==> flow/design.v <==
`timescale 1ns/1ps
`default_nettype none
module half_adder_1(a, b, sum, c_out);
input wire a, b;
output logic sum, c_out;
always_comb begin
  sum = a ^ b; 
  c_out = a & b;
end
endmodule
`timescale 1ns/1ps
`default_nettype none
module full_adder_1(a, b, c_in, sum, c_out);
input wire a, b, c_in;
output logic sum, c_out;
logic a_bar;
logic b_bar;
logic c_in_bar;
always_comb begin
  a_bar = ~a;
  b_bar = ~b;
  c_in_bar = ~c_in;
  sum = (a_bar & b_bar & c_in) | (a_bar & b & c_in_bar) | (a & b_bar & c_in_bar) | (a & b & c_in);
  c_out = (b & c_in) | (a & b) | (a & c_in);
end
endmodule
`timescale 1ns/1ps
`default_nettype none
module full_adder_2(a, b, sum, c_out);
input wire [1:0] a, b;
output logic [1:0] sum;
output logic c_out;
logic half_adder_1_0_c_out;
half_adder_1 HALF_ADDER_1_0 (.a(a[0]), .b(b[0]), .sum(sum[0]), .c_out(half_adder_1_0_c_out));
full_adder_1 FULL_ADDER_1_0 (.a(a[1]), .b(b[1]), .c_in(half_adder_1_0_c_out), .sum(sum[1]), .c_out(c_out));
endmodule
`timescale 1ns/1ps
`default_nettype none
module full_adder_3(a, b, c_in, sum, c_out);
input wire [2:0] a;
input wire b, c_in;
output logic [2:0] sum;
output logic c_out;
logic full_adder_1_0_c_out;
logic full_adder_1_1_c_out;
full_adder_1 FULL_ADDER_1_0 (.a(a[0]), .b(b), .c_in(c_in), .sum(sum[0]), .c_out(full_adder_1_0_c_out));
full_adder_1 FULL_ADDER_1_1 (.a(a[1]), .b(1'b0), .c_in(full_adder_1_0_c_out), .sum(sum[1]), .c_out(full_adder_1_1_c_out));
full_adder_1 FULL_ADDER_1_2 (.a(a[2]), .b(1'b0), .c_in(full_adder_1_1_c_out), .sum(sum[2]), .c_out(c_out));
endmodule
`timescale 1ns/1ps
`default_nettype none
module adder_8_1_bits(a, sum, c_out);
input wire [7:0] a;
output logic [2:0] sum;
output logic c_out;
logic full_adder_1_0_sum, full_adder_1_0_c_out, full_adder_1_1_sum, full_adder_1_1_c_out, full_adder_2_0_c_out;
logic [1:0] full_adder_2_0_sum;
full_adder_1 FULL_ADDER_1_0(.a(a[0]), .b(a[1]), .c_in(a[2]), .sum(full_adder_1_0_sum), .c_out(full_adder_1_0_c_out));
full_adder_1 FULL_ADDER_1_1(.a(a[3]), .b(a[4]), .c_in(a[5]), .sum(full_adder_1_1_sum), .c_out(full_adder_1_1_c_out));
full_adder_2 FULL_ADDER_2_0(.a({full_adder_1_0_c_out, full_adder_1_0_sum}), .b({full_adder_1_1_c_out, full_adder_1_1_sum}), .sum(full_adder_2_0_sum), .c_out(full_adder_2_0_c_out));
full_adder_3 FULL_ADDER_3_0(.a({full_adder_2_0_c_out, full_adder_2_0_sum}), .b(a[6]), .c_in(a[7]), .sum(sum), .c_out(c_out));
endmodule
`timescale 1ns/1ps
`default_nettype none
module comparator(live, neighbors, out);
input wire live;
input wire [2:0] neighbors;
output logic out;
always_comb begin
  out = (live & ~neighbors[2] & neighbors[1] & ~neighbors[0]) | (~neighbors[2] & neighbors[1] & neighbors[0]);
end
endmodule
`default_nettype none
`timescale 1ns/1ps
module conway_cell(clk, rst, ena, state_0, state_d, state_q, neighbors);
input wire clk;
input wire rst;
input wire ena;
input wire state_0;
output logic state_d;  
output logic state_q;
input wire [7:0] neighbors;
logic [2:0] sum;
logic c_out;
adder_8_1_bits ADDER_8_1(
    .a(neighbors),
    .sum(sum),
    .c_out(c_out)
    );
comparator COMPARATOR(
    .live(state_q),
    .neighbors(sum),
    .out(state_d)
    );
always_ff @(posedge clk ) begin
    if (rst == 1) begin
        state_q <= state_0;
    end
    else if (ena == 1) begin
        state_q <= state_d;
    end
end
endmodule
`timescale 1ns/1ps
module decoder_1_to_2(ena, in, out);
input wire ena;
input wire in;
output logic [1:0] out;
logic in_bar;
always_comb begin
  out[1] = in & ena;
  in_bar = ~ in;
  out[0] = in_bar & ena;
end
endmodule
`timescale 1ns/1ps
module decoder_2_to_4(ena, in, out);
input wire ena;
input wire [1:0] in;
output logic [3:0] out;
logic b_bar;
logic [1:0] decoder_0_out;
logic [1:0] decoder_1_out;
decoder_1_to_2 DECODER_0 (.ena(b_bar), .in(in[0]), .out(decoder_0_out[1:0]));
decoder_1_to_2 DECODER_1 (.ena(in[1]), .in(in[0]), .out(decoder_1_out[1:0]));
always_comb begin
    b_bar = ~ in[1];
    out[3] = decoder_1_out[1] & ena;
    out[2] = decoder_1_out[0] & ena;
    out[1] = decoder_0_out[1] & ena;
    out[0] = decoder_0_out[0] & ena;
end
endmodule
`timescale 1ns/1ps
module decoder_3_to_8(ena, in, out);
input wire ena;
input wire [2:0] in;
output logic [7:0] out;
logic c_bar;
logic [3:0] decoder_0_out;
logic [3:0] decoder_1_out;
decoder_2_to_4 DECODER_0 (.ena(c_bar), .in(in[1:0]), .out(decoder_0_out));
decoder_2_to_4 DECODER_1 (.ena(in[2]), .in(in[1:0]), .out(decoder_1_out));
always_comb begin
  c_bar = ~in[2];
  out[7] = decoder_1_out[3] & ena;
  out[6] = decoder_1_out[2] & ena;
  out[5] = decoder_1_out[1] & ena;
  out[4] = decoder_1_out[0] & ena;
  out[3] = decoder_0_out[3] & ena;
  out[2] = decoder_0_out[2] & ena;
  out[1] = decoder_0_out[1] & ena;
  out[0] = decoder_0_out[0] & ena;
end
endmodule
`default_nettype none
`timescale 1ns/1ps
module led_array_driver(ena, x, cells, rows, cols);
parameter N=8;  
parameter ROWS=N;
parameter COLS=N;
input wire ena;
input wire [$clog2(N):0] x;
input wire [N*N-1:0] cells;
output logic [N-1:0] rows;
output logic [N-1:0] cols;
initial begin
  if ((N <= 0) || (N > 8)) begin
    $error("N must be within 0 and 8.");
  end
  if (ROWS != COLS) begin
    $error("Non square led arrays are not supported. (%dx%d)", ROWS, COLS);
  end
  if (ROWS < N) begin
    $error("ROWS/COLS must be >= than the size of the Conway Grid.");
  end
end
wire [N-1:0] x_decoded;
decoder_3_to_8 COL_DECODER(ena, x[$clog2(N)-1:0], x_decoded);
always_comb begin
  cols = x_decoded;
  rows[0] = ~cells[x*ROWS];
  rows[1] = ~cells[x*ROWS + 1];
  rows[2] = ~cells[x*ROWS + 2];
  rows[3] = ~cells[x*ROWS + 3];
  rows[4] = ~cells[x*ROWS + 4];
  rows[5] = ~cells[x*ROWS + 5];
  rows[6] = ~cells[x*ROWS + 6];
  rows[7] = ~cells[x*ROWS + 7];
end
endmodule
`default_nettype none  
module main(clk, buttons, init_cells, leds, rgb, cols, rows);
parameter game_divider = 8;  
parameter display_divider = 2;  
parameter N = 8;  
parameter M = N + 2;  
initial if (N < 3) $error("N has to be >= 3 to make for interesting patterns.");
initial if (M !== (N+2)) $error("M must N+2=%d, not %d", N+2,M);  
input wire clk;
input wire [1:0] buttons;
logic rst; always_comb rst = buttons[0];  
input wire [N*N-1:0] init_cells;  
output logic [1:0] leds;
output logic [2:0] rgb;
output wire [N-1:0] cols;
output wire [N-1:0] rows;
logic [game_divider:0] game_counter;
logic [display_divider:0] display_counter;
logic rst_game; always_comb rst_game = buttons[0] | buttons[1];
logic step_game;
logic [$clog2(N):0] x;
wire [M*M-1:0] bordered_cells_q;  
wire [M*M-1:0] bordered_cells_d; 
logic [M*M-1:0] bordered_cells_0;  
logic [N*N-1:0] cells_q;  
logic [N*N-1:0] cells_0;  
always_comb begin : io_logic 
    leds[0] = buttons[0] ^ buttons[1];
    leds[1] = buttons[0] & buttons[1];
    rgb[0] = ~( buttons[0] & ~buttons[1]);
    rgb[1] = ~(~buttons[0] &  buttons[1]);
    rgb[2] = ~( buttons[0] &  buttons[1]);
end
led_array_driver #(.ROWS(N), .COLS(N), .N(N)) LED_DRIVER (
  .ena(1'b1),
  .cells(cells_q),
  .x(x),
  .rows(rows[N-1:0]),
  .cols(cols[N-1:0])
);
generate
  genvar r;
  for (r = 0; r < M; r = r + 1) begin : init_rows
    if ((r == 0) || (r == M-1)) begin : border_row
      always_comb bordered_cells_0[M*(r+1)-1:M*r] = 0;
    end else begin : inner_row
      always_comb bordered_cells_0[M*(r+1)-1:M*r] = {1'b0, init_cells[N*r-1:N*(r-1)], 1'b0};
    end
  end
endgenerate
function int cell_index(int i, int j);
  cell_index = M*j + i;
endfunction
generate
  genvar i;
  genvar j;
  for (i = 0; i < M; i = i + 1) begin : cells_x
    for (j = 0; j < M; j = j + 1) begin : cells_y
      if ( (i > 0) && (i < (M-1)) && (j > 0) && (j < (M-1)) ) begin
        conway_cell CELL(
          .clk(clk), .rst(rst_game), .ena(step_game),
          .neighbors({
            bordered_cells_q[cell_index(i-1, j-1)],
            bordered_cells_q[cell_index(i-1, j  )],
            bordered_cells_q[cell_index(i-1, j+1)],
            bordered_cells_q[cell_index(i  , j+1)],
            bordered_cells_q[cell_index(i+1, j+1)],
            bordered_cells_q[cell_index(i+1, j  )],
            bordered_cells_q[cell_index(i+1, j-1)],
            bordered_cells_q[cell_index(i  , j-1)]
          }),
          .state_0(bordered_cells_0[cell_index(i, j)]),
          .state_d(bordered_cells_d[cell_index(i, j)]),
          .state_q(bordered_cells_q[cell_index(i, j)])
        );
      end else begin  
        assign bordered_cells_q[cell_index(i,j)] = bordered_cells_0[cell_index(i,j)];
        assign bordered_cells_d[cell_index(i,j)] = 0;
      end
    end
  end
  for (i = 0; i < N; i = i + 1) begin
    always_comb begin
        cells_q[N*(i+1)-1:N*i] = bordered_cells_q[M*(i+2)-2:M*(i+1)+1];
        cells_0[N*(i+1)-1:N*i] = bordered_cells_0[M*(i+2)-2:M*(i+1)+1];
    end
  end
endgenerate
parameter faster_divider = 15;
always_ff @(posedge clk) begin : clocks_and_dividers  
  if (rst) begin
      game_counter <= 0;
      display_counter <= 0;
      x <= 0;
  end
  else begin
      if (game_counter[game_divider]) begin
        game_counter <= 0;
      end
      else begin 
        game_counter <= game_counter + 1;
      end
      if(display_counter[display_divider]) begin
        display_counter <= 0;
        if(x >= (N-1)) begin
          x <= 0;
        end
        else begin
          x <= x + 1;
        end
      end
      else begin
        display_counter <= display_counter + 1;
      end
  end
end  
always_comb step_game = game_counter[game_divider];  
endmodule
`default_nettype wire  
Step by step through the tools: main. What the tools print for main, step after step. Line numbers count from 1 in the design file above. Operators: Yosys type, input widths -> output width; for muxes data width and select width s. Library cell names are shortened. The mark -- stands for no value.

Top: main. Clock input: clk. Library: sky130hd. Timing corner: tt_025C_1v80.

After elaboration. Yosys after proc, flatten, opt, wreduce and memory -nomap, before mapping. Memory bits, and registers merged into a memory's read port (data or address), are not among the register bits. Print and check cells are not counted. Equal cells are merged and count once.

Flip-flop bits (word level): 80. The figure for output and inout bits is 21. The entry for cells after elaboration reads 4306.

Under add/sub/neg operators stands 10. The entry for magnitude comparators reads 1. The entry for shifts and indexed selects reads 8. The entry for muxes and demuxes reads 129. Under bitwise gates (word level) stands 4088. The entry for reductions and logical operators reads 3.

Operators with widths (count): $and 1x1->1 (2301); $or 1x1->1 (1112); $not 1->1 (619); $shiftx 64x32->1 (7); $mux 1 (128); $shiftx 64x8->1 (1); $xor 1x1->1 (56); $add 7x3->8 const B (4); $add 7x2->8 const B (2); $add 9x1->9 const B (1); $add 7x1->8 const B (1); $reduce_or 2->1 (2); $add 4x1->4 const B (1); $ge 4x3->1 const B (1); $mux 4 (1); $add 3x1->3 const B (1); $reduce_bool 2->1 (1).

Depth. Yosys ltp: most cells in a row. Word level: on the elaborated netlist, between registers, memories and ports. Mapped: between sequential cells and ports; inverters and the memories' decode and read muxes count.

The entry for depth after elaboration reads 23. Under ABC_AREA stands 0. Under gate-level depth with buffers stands 11.

Synthesis result. The flow's flattened synthesis, as Yosys stat reports it; memories are mapped. The netlist is that of the ABC_AREA named above (0 if unset); the other value can give another one.

Cell types: fa_1 (count 196, area in all 3.92E+03 sq um); edfxtp_1 (count 64, area in all 1.92E+03 sq um); ha_1 (count 151, area in all 1.89E+03 sq um); inv_1 (count 369, area in all 1.39E+03 sq um); a31o_2 (count 42, area in all 367.853 sq um); mux4_1 (count 13, area in all 341.578 sq um); xor2_1 (count 37, area in all 324.061 sq um); dfxtp_1 (count 16, area in all 320.307 sq um); nor2b_1 (count 45, area in all 281.52 sq um); a21oi_1 (count 48, area in all 240.23 sq um); nand2_1 (count 28, area in all 105.101 sq um); o211ai_1 (count 12, area in all 90.086 sq um); o22ai_1 (count 14, area in all 87.584 sq um); o21ai_0 (count 14, area in all 70.067 sq um); xnor2_1 (count 8, area in all 70.067 sq um); mux4_2 (count 3, area in all 67.565 sq um); a21o_1 (count 8, area in all 60.058 sq um); buf_2 (count 12, area in all 60.058 sq um).

Not listed: further types 22, cells in them 52.

For cells in the netlist the number is 1132. Mapped area: 0.0119452 sq mm. For flip-flop cells the number is 80.

The figures by module come from a second, unflattened synthesis with its own total; it is not the netlist above.

For cell total of the unflattened synthesis the number is 975. The figure for area (unflattened synthesis) is 0.0144964 sq mm.

Each row is one instance without its submodules.

Modules: full_adder_1 (instances 384, cells 1, area 0.00002 sq mm, seq. area 0 sq mm); conway_cell (instances 64, cells 3, area 0.0000513 sq mm, seq. area 0.00003 sq mm); comparator (instances 64, cells 2, area 0.0000163 sq mm, seq. area 0 sq mm); half_adder_1 (instances 64, cells 1, area 0.0000125 sq mm, seq. area 0 sq mm); main (instances 1, cells 79, area 0.0007007 sq mm, seq. area 0.0003203 sq mm); led_array_driver (instances 1, cells 37, area 0.0005668 sq mm, seq. area 0 sq mm); full_adder_3 (instances 64, cells 1, area 0.0000038 sq mm, seq. area 0 sq mm); decoder_1_to_2 (instances 4, cells 2, area 0.0000163 sq mm, seq. area 0 sq mm); decoder_2_to_4 (instances 2, cells 5, area 0.0000288 sq mm, seq. area 0 sq mm); decoder_3_to_8 (instances 1, cells 9, area 0.0000538 sq mm, seq. area 0 sq mm); adder_8_1_bits (instances 64, cells 0, area 0 sq mm, seq. area 0 sq mm); full_adder_2 (instances 64, cells 0, area 0 sq mm, seq. area 0 sq mm).

Path before layout. Source: OpenSTA report_checks on the synthesized netlist (no wires, ideal clock, input and output delay 20% of the period each), path of least setup slack; recovery checks are left aside. Register names are those of the netlist, which keeps one name where synthesis merged equal registers.

Path kind: in2reg. Start: input port buttons[0]. End: register cells_x[1].cells_y[1].genblk1.CELL.state_q. The figure for clock period is 7.0 ns. The entry for external input delay reads 1.400 ns. Setup time: 0.432 ns. Launch time at the first pin: 1.400 ns. The entry for arrival reads 3.612 ns. Under data required time stands 6.568 ns. Under slack stands 2.956 ns. For path delay the number is 2.644 ns. For stages the number is 6. Buffers on the path: 3. Under period reached after synthesis stands 4.044 ns.

"path delay" = arrival - input delay + setup time. "stages": output pins that drive a net of the path, with the launching flip-flop's if there is one; two outputs of one cell count as two. "period reached after synthesis" is the clock period less the worst setup slack; recovery checks do not enter. This is arithmetic on one report: input and output delays are still those of the set period (20% each). The rows between start and end are the longest chain of elaborated cells between them; the timing report does not say that the signal goes this way. Where chains are equally long, one stands for them. A line is the first line of the expression or statement that the cell stems from. Yosys adds cells for indexed reads and writes and turns some case tables into memories. Only ways into the end's enable, where the timed path ends, are counted here.

Cells stage by stage: buf_2 > inv_1 > ha_1 > buf_2 > buf_2 > nand2b_1. Under cells in the longest elaborated chain stands 2. Under elaborated cells between the ends (all ways) stands 2. Those cells by class: logic (1); reduce/logical (1).

RTL lines, path after synthesis: start: declaration (line 201) `input wire [1:0] buttons;`; $or 1x1->1 (line 210) `logic rst_game; always_comb rst_game = buttons[0] | buttons[1];`; $reduce_bool 2->1; end: assignment (line 97) `state_q <= state_0;`; end: assignment (line 100) `state_q <= state_d;`; end: declaration (line 81) `output logic state_q;`.

Path in the finished layout. Path of least setup slack in the final report of entry A (OpenROAD, finished layout, wires in). Where an end is a register, its clock arrival counts in the times.

Path kind: in2out. Start: input port buttons[0]. End: output port leds[0]. The figure for clock period is 6.49 ns. The entry for external input delay reads 1.30 ns. Under output delay stands 1.30 ns. Launch time at the first pin: 1.30 ns. The entry for arrival reads 2.94 ns. Under data required time stands 5.19 ns. Under slack stands 2.26 ns. For stages the number is 5. Buffers on the path: 3.

The rows between start and end are the longest chain of elaborated cells between them; the timing report does not say that the signal goes this way. Where chains are equally long, one stands for them.

Cells stage by stage: clkdlybuf4s50_1 > buf_2 > inv_1 > ha_1 > clkdlybuf4s50_1. Under cells in the longest elaborated chain stands 1. Under elaborated cells between the ends (all ways) stands 1. Those cells by class: logic (1).

RTL lines, path post-layout: start: declaration (line 201) `input wire [1:0] buttons;`; $xor 1x1->1 (line 219) `leds[0] = buttons[0] ^ buttons[1];`; end: declaration (line 204) `output logic [1:0] leds;`.

Lab notebook: main

Flow measurements of main on sky130hd: 5 stored runs with different settings, listed in no order. Input and output delays are each 20% of the period that was set; the output load is 0.01 pF. "reached clock period": clock period set for the run, less the worst setup slack. It is reckoned from that one timing run; input and output delays stay at 20% of the period that was set. "critical path time" is the time allowed to the run's worst setup path (the clock period less input and output delay, where it has them) less its slack. Clock arrival times count: a late capture clock shortens it, a late launch clock lengthens it.

Entry A has these settings: ABC_AREA 0; CAP_MARGIN 35; CORE_MARGIN 4; CORE_UTILIZATION 40; GPL_TIMING_DRIVEN 0; HOLD_SLACK_MARGIN -0.06; MAX_ROUTING_LAYER met5; PLACE_DENSITY_LB_ADDON 0.16; SETUP_SLACK_MARGIN -0.22; SLEW_MARGIN 10; TNS_END_PERCENT 25; period_ns 6.49. The chip area after synthesis (Yosys) reads 0.0119452 sq mm. The die area stands at 0.0326923 sq mm. The standard-cell area of the final layout reads 0.0136518 sq mm. For the final utilization the run shows 46.2 %. The lowest setup slack reads 2.256 ns. The total negative setup slack comes to 0.000 ns. The worst-case hold slack stands at 0.424 ns. The reached clock period comes to 4.235 ns. The critical path time comes to 1.64 ns. Worst path kind: in2out.

Entry B has these settings: ABC_AREA 1; CELL_PAD_IN_SITES_GLOBAL_PLACEMENT 1; CORE_ASPECT_RATIO 1.1; CORE_MARGIN 9; CORE_UTILIZATION 63; GPL_TIMING_DRIVEN 0; MIN_ROUTING_LAYER met2; PLACE_DENSITY_LB_ADDON 0.27; SETUP_SLACK_MARGIN 0.64; period_ns 2.66; CAP_MARGIN 20; SLEW_MARGIN 20. Outcome: unfinished; error DPL-0038 in routing.

Entry C has these settings: ABC_AREA 0; CORE_UTILIZATION 40; GPL_TIMING_DRIVEN 0; PLACE_DENSITY 0.6; SETUP_SLACK_MARGIN -0.22; period_ns 7.65; CAP_MARGIN 20; CORE_MARGIN 2; SLEW_MARGIN 20. The chip area after synthesis (Yosys) reads 0.0119452 sq mm. The die area stands at 0.0312618 sq mm. The standard-cell area of the final layout reads 0.0136581 sq mm. For the final utilization the run shows 46.2 %. The lowest setup slack reads 2.940 ns. The total negative setup slack comes to 0.000 ns. The worst-case hold slack stands at 0.422 ns. The reached clock period comes to 4.710 ns. The critical path time comes to 1.65 ns. Worst path kind: in2out.

Entry D has these settings: CORE_UTILIZATION 40; PLACE_DENSITY 0.6; period_ns 7.0; CAP_MARGIN 20; CORE_MARGIN 2; SLEW_MARGIN 20. The chip area after synthesis (Yosys) reads 0.0119452 sq mm. The die area stands at 0.0312618 sq mm. The standard-cell area of the final layout reads 0.013533 sq mm. For the final utilization the run shows 45.8 %. The lowest setup slack reads 2.502 ns. The total negative setup slack comes to 0.000 ns. The worst-case hold slack stands at 0.423 ns. The reached clock period comes to 4.498 ns. The critical path time comes to 1.70 ns. Worst path kind: in2out.

Entry E has these settings: CAP_MARGIN 15; CELL_PAD_IN_SITES_GLOBAL_PLACEMENT 1; CORE_ASPECT_RATIO 1.19; CORE_MARGIN 7; CORE_UTILIZATION 19; CTS_CLUSTER_SIZE 31; GPL_ROUTABILITY_DRIVEN 0; GPL_TIMING_DRIVEN 0; HOLD_SLACK_MARGIN -0.07; PLACE_DENSITY_LB_ADDON 0.24; SLEW_MARGIN 30; TNS_END_PERCENT 50; period_ns 4.28. The chip area after synthesis (Yosys) reads 0.0119452 sq mm. The die area stands at 0.070113 sq mm. The standard-cell area of the final layout reads 0.0141511 sq mm. For the final utilization the run shows 22.7 %. The lowest setup slack reads 0.721 ns. The total negative setup slack comes to 0.000 ns. The worst-case hold slack stands at 0.430 ns. The reached clock period comes to 3.559 ns. The critical path time comes to 2.70 ns. Worst path kind: reg2out.
